==> flow/design.v <==
`timescale 1ns / 1ps
module RegisterBank(clk,writeEnabled,regAddress1,regAddress2,writeAddress,writeData,pc,dataOut1,dataOut2);
	input logic clk;
	input writeEnabled;  
	input logic [3:0] regAddress1;  
	input logic [3:0] regAddress2;  
	input logic [3:0] writeAddress;  
	input logic [31:0] writeData;  
	input logic [31:0] pc; 
	output logic [31:0] dataOut1;  
	output logic [31:0] dataOut2;  
	logic [31:0] regs [15:0];
	always_ff @(posedge clk) 
		begin
			for (int i = 0; i < 16; i++)
				if(writeEnabled && writeAddress == i) begin
					regs[i] <= writeData;  
				end
		end
	assign dataOut1 = (regAddress1 == 4'b1111) ? pc : regs[regAddress1];  
	assign dataOut2 = (regAddress2 == 4'b1111) ? pc : regs[regAddress2];  
endmodule
Subject: tool reports on RegisterBank

Hi,

Tool chain data of RegisterBank

Tool output for the design above before and after an edit, in the order of the flow.
"before" refers to lines of the RTL above, "after" to lines of the edited file.
"change": "after" minus "before" as printed here.
Cell names lack the library's common part.
The mark n/a stands for no value.

Design top: RegisterBank
Clock input: clk
Cell library: sky130hd
Corner: tt_025C_1v80

The edit

The edit as a unified diff against the file above.
A script made this edit. It changes what the design does and was not meant as an optimisation.

```diff
@@ -14,5 +14,5 @@
 		begin
 			for (int i = 0; i < 16; i++)
-				if(writeEnabled && writeAddress == i) begin
+				if(writeEnabled || writeAddress == i) begin
 					regs[i] <= writeData;  
 				end
```

After elaboration

Yosys after proc, flatten, opt, wreduce and memory -nomap, before mapping. Enables and synchronous resets that opt folds into registers are not counted as muxes. Print and check cells are not counted. Equal cells are merged and count once.

Bit counts:

| item                            | before | after | change |
| flip-flop bits (word level)     | 480    | 480   | 0 |
| latch bits                      | 0      | 0     | 0 |
| memory bits (writable)          | 0      | 0     | 0 |
| memory bits (read-only)         | 0      | 0     | 0 |
| word width x clocked read ports | 0      | 0     | 0 |
| memory cells                    | 0      | 0     | 0 |
| bits of input ports             | 78     | 78    | 0 |
| output and inout port bits      | 64     | 64    | 0 |
| word-level cells                | 81     | 81    | 0 |

Cells by class:

| item                      | before | after | change |
| add/subtract/negate cells | 0      | 0     | 0 |
| multipliers               | 0      | 0     | 0 |
| div/mod/pow operators     | 0      | 0     | 0 |
| $lt $le $gt $ge           | 0      | 0     | 0 |
| equal/unequal tests       | 44     | 44    | 0 |
| shift operators           | 0      | 0     | 0 |
| mux-type cells            | 4      | 4     | 0 |
| bitwise logic cells       | 0      | 0     | 0 |
| reduce/logical cells      | 18     | 18    | 0 |

Operators with widths:

| operator                                     | before | after | change |
| logical AND 1 bit                            | 15     | 0     | -15 |
| logical OR 1 bit                             | 0      | 15    | +15 |
| equality test 4 bit with constant B          | 23     | 23    | 0 |
| equality test 4 x 3 -> 1 bit with constant B | 12     | 12    | 0 |
| equality test 4 x 2 -> 1 bit with constant B | 6      | 6     | 0 |
| equality test 4 x 1 -> 1 bit with constant B | 3      | 3     | 0 |
| logical NOT 4 bit                            | 3      | 3     | 0 |
| two-way mux 32 bit                           | 2      | 2     | 0 |
| parallel mux 32 bit (select 15 bit)          | 2      | 2     | 0 |

Longest topological paths

Longest topological path by Yosys (ltp), each cell counted once; first at word level (registers and memories cut), then after technology mapping (sequential cells cut; the memories' decode and read muxes count).

Logic depth:

| item                          | before | after | change |
| depth in word-level cells     | 3      | 3     | 0 |
| ABC_AREA                      | 0      | 0     | n/a |
| depth in mapped cells         | 9      | 8     | -1 |
| gate-level depth less buffers | 5      | 5     | 0 |

Netlist

Source: synth_stat.txt of the flow (Yosys; design flattened, memories mapped). It holds for the ABC_AREA given above (unset counts as 0); a run with the other value may have another netlist.

Cells by type:

| cell      | before | after | change |
| a221oi_1  | 56     | 17    | -39 |
| nor2_1    | 72     | 102   | +30 |
| a21oi_1   | 106    | 133   | +27 |
| a22oi_1   | 150    | 172   | +22 |
| o2bb2ai_1 | 1      | 16    | +15 |
| a22o_1    | 30     | 16    | -14 |
| o22a_1    | 18     | 7     | -11 |
| o21ai_0   | 97     | 87    | -10 |
| clkbuf_1  | 33     | 42    | +9 |
| nand3_1   | 26     | 18    | -8 |
| buf_6     | 20     | 12    | -8 |
| nor4_1    | 15     | 23    | +8 |
| o21ai_1   | 11     | 3     | -8 |
| or3_1     | 8      | 1     | -7 |
| a211oi_1  | 5      | 12    | +7 |
| inv_1     | 3      | 10    | +7 |
| o22ai_1   | 115    | 121   | +6 |
| a32o_1    | 10     | 4     | -6 |

Not every row of either side is listed.

Synthesis totals:

| item                  | before   | after    | change |
| cell count            | 1,823    | 1,854    | +31 |
| mapped area (um2)     | 23,188.5 | 23,102.2 | -86.3 |
| sequential area (um2) | 14,413.8 | 14,413.8 | 0.0 |
| flip-flops            | 480      | 480      | 0 |
| buffer cells          | 158      | 160      | +2 |

Timing after synthesis

OpenSTA on the mapped netlist: ideal clock, no wires. The path of least setup slack (recovery checks aside). Input and output delay are each 20% of the period. Register names are those of the netlist, which keeps one name where synthesis merged equal registers.

Path after synthesis:

| item                          | before                     | after                     | change |
| path kind                     | input to register          | input to output           | n/a |
| from                          | input port writeAddress[3] | input port regAddress2[2] | n/a |
| to                            | register regs[0][0]        | output port dataOut2[10]  | n/a |
| clock period (ns)             | 5.0                        | 5.0                       | 0.0 |
| input delay (ns)              | 1.000                      | 1.000                     | 0.000 |
| external output delay (ns)    | n/a                        | 1.000                     | n/a |
| setup time (ns)               | 0.461                      | n/a                       | n/a |
| time at the first pin (ns)    | 1.000                      | 1.000                     | 0.000 |
| data arrival time (ns)        | 3.720                      | 2.256                     | -1.464 |
| required time (ns)            | 4.539                      | 4.000                     | -0.539 |
| path slack (ns)               | 0.819                      | 1.744                     | +0.925 |
| path delay (ns)               | 3.181                      | 1.256                     | -1.925 |
| stages                        | 2                          | 8                         | +6 |
| buffers on the path           | 0                          | 4                         | +4 |
| synthesis period reached (ns) | 4.181                      | 3.256                     | -0.925 |

"path delay" is the arrival time less input delay plus setup time.
At an output port there is no setup time.
"stages": output pins that drive a net of the path, with the launching flip-flop's if there is one; two outputs of one cell count as two.
"synthesis period reached" is the clock period less the worst setup slack; recovery checks do not enter. This is arithmetic on one report: input and output delays are still those of the set period (20% each).
The rows between start and end are the longest chain of elaborated cells between them; the timing report does not say that the signal goes this way. Where chains are equally long, one stands for them.
A line is the first line of the expression or statement that the cell stems from. Yosys adds cells for indexed reads and writes and turns some case tables into memories.

Between the ends, after synthesis, before:
Path through: or3b_2 -> nor3_1
Cells in the longest elaborated chain: 2
Elaborated cells between the ends (all ways): 2
RTL lines with such cells: 1
Classes of those cells: reduce/logical: 2

Ends and longest elaborated chain, after synthesis, before:

| item              | RTL line | RTL |
| from (decl)       | 7        | `input logic [3:0] writeAddress;` |
| logical NOT 4 bit | 16       | `if(writeEnabled && writeAddress == i) begin` |
| logical AND 1 bit | 16       |  |
| to (assign)       | 17       | `regs[i] <= writeData;` |
| to (decl)         | 12       | `logic [31:0] regs [15:0];` |

Between the ends, after synthesis, after:
Path through: buf_4 -> buf_6 -> and2_1 -> buf_6 -> nand2_1 -> clkbuf_1 -> o21ai_0 -> o21ai_0
Cells in the longest elaborated chain: 3
Elaborated cells between the ends (all ways): 18
RTL lines with such cells: 1
Classes of those cells: eq/ne: 15; mux: 2; reduce/logical: 1

Ends and longest elaborated chain, after synthesis, after:

| item                                | RTL line | RTL |
| from (decl)                         | 6        | `input logic [3:0] regAddress2;` |
| equality test 4 bit                 | 21       | `assign dataOut2 = (regAddress2 == 4'b1111) ? pc : regs[regAddress2];` |
| parallel mux 32 bit (select 15 bit) | 21       |  |
| two-way mux 32 bit                  | 21       |  |
| to (decl)                           | 11       | `output logic [31:0] dataOut2;` |

Timing after layout

Path of least setup slack in the final report of the runs of pair A (OpenROAD, finished layout, wires in). Where an end is a register, its clock arrival counts in the times.

Path post-layout:

| item                       | before                    | after                     | change |
| path kind                  | input to output           | input to output           | n/a |
| from                       | input port regAddress1[2] | input port regAddress1[0] | n/a |
| to                         | output port dataOut1[31]  | output port dataOut1[7]   | n/a |
| clock period (ns)          | 5.0                       | 5.0                       | 0.0 |
| input delay (ns)           | 1.00                      | 1.00                      | 0.00 |
| external output delay (ns) | 1.00                      | 1.00                      | 0.00 |
| time at the first pin (ns) | 1.00                      | 1.00                      | 0.00 |
| data arrival time (ns)     | 3.84                      | 3.74                      | -0.10 |
| required time (ns)         | 4.00                      | 4.00                      | 0.00 |
| path slack (ns)            | 0.16                      | 0.26                      | +0.10 |
| stages                     | 8                         | 8                         | 0 |
| buffers on the path        | 3                         | 3                         | 0 |

The rows between start and end are the longest chain of elaborated cells between them; the timing report does not say that the signal goes this way. Where chains are equally long, one stands for them.

Between the ends, post-layout, before:
Path through: buf_2 -> buf_4 -> nand2b_1 -> nor2_1 -> a221o_1 -> a211oi_1 -> a21oi_1 -> clkdlybuf4s50_1
Cells in the longest elaborated chain: 3
Elaborated cells between the ends (all ways): 18
RTL lines with such cells: 1
Classes of those cells: eq/ne: 15; mux: 2; reduce/logical: 1

Ends and longest elaborated chain, post-layout, before:

| item                                | RTL line | RTL |
| from (decl)                         | 5        | `input logic [3:0] regAddress1;` |
| equality test 4 bit                 | 20       | `assign dataOut1 = (regAddress1 == 4'b1111) ? pc : regs[regAddress1];` |
| parallel mux 32 bit (select 15 bit) | 20       |  |
| two-way mux 32 bit                  | 20       |  |
| to (decl)                           | 10       | `output logic [31:0] dataOut1;` |

Between the ends, post-layout, after:
Path through: buf_2 -> nor3b_4 -> buf_4 -> a221oi_1 -> a21oi_1 -> nor3_1 -> a21oi_1 -> clkdlybuf4s50_1
Cells in the longest elaborated chain: 3
Elaborated cells between the ends (all ways): 18
RTL lines with such cells: 1
Classes of those cells: eq/ne: 15; mux: 2; reduce/logical: 1

Ends and longest elaborated chain, post-layout, after:

| item                                | RTL line | RTL |
| from (decl)                         | 5        | `input logic [3:0] regAddress1;` |
| equality test 4 bit                 | 20       | `assign dataOut1 = (regAddress1 == 4'b1111) ? pc : regs[regAddress1];` |
| parallel mux 32 bit (select 15 bit) | 20       |  |
| two-way mux 32 bit                  | 20       |  |
| to (decl)                           | 10       | `output logic [31:0] dataOut1;` |

Measured runs

Both versions went through the flow (Yosys, OpenROAD) with the same settings in each pair. Constraints: input delay and output delay 20% of the set period each, output load 0.01 pF.

Settings, pair A:
CORE_UTILIZATION: 40
period_ns: 5.0
CAP_MARGIN: 20
CORE_MARGIN: 2
SLEW_MARGIN: 20

Results, pair A:

| item                                      | before   | after    | change |
| mapped cell area after synthesis (um2)    | 23,188.5 | 23,102.2 | -86.3 |
| area inside the die boundary (um2)        | 59,912.4 | 59,694.7 | -217.7 |
| final utilization (%)                     | 48.2     | 48.2     | 0.0 |
| worst setup slack after layout (ns)       | 0.162    | 0.264    | +0.102 |
| post-route setup TNS (ns)                 | 0.000    | 0.000    | 0.000 |
| worst hold slack in the final report (ns) | 1.290    | 1.275    | -0.015 |
| total power after layout (µW)             | 9,589    | 10,554   | +965 |
| period achieved (ns)                      | 4.838    | 4.736    | -0.102 |

Settings, pair B:
ABC_AREA: 1
CELL_PAD_IN_SITES_GLOBAL_PLACEMENT: 1
CORE_ASPECT_RATIO: 0.5
CORE_MARGIN: 6
CORE_UTILIZATION: 59
CTS_CLUSTER_SIZE: 94
PLACE_DENSITY: 0.83
SETUP_SLACK_MARGIN: -0.48
period_ns: 7.97
CAP_MARGIN: 20
SLEW_MARGIN: 20

Results, pair B:

| item                                      | before   | after    | change |
| mapped cell area after synthesis (um2)    | 25,350.6 | 25,296.8 | -53.8 |
| area inside the die boundary (um2)        | 48,388.4 | 48,290.4 | -98.0 |
| final utilization (%)                     | 68.2     | 68.3     | +0.1 |
| worst setup slack after layout (ns)       | 1.305    | 1.213    | -0.092 |
| post-route setup TNS (ns)                 | 0.000    | 0.000    | 0.000 |
| worst hold slack in the final report (ns) | 1.885    | 1.958    | +0.073 |
| total power after layout (µW)             | 5,632    | 6,102    | +470 |
| period achieved (ns)                      | 6.665    | 6.757    | +0.092 |

"period achieved" = clock period - worst setup slack. The figure is calculated, with input and output delays left at 20% of the set period.
"total power after layout": no workload was simulated; the value follows from the tool's default switching activity.

Regards
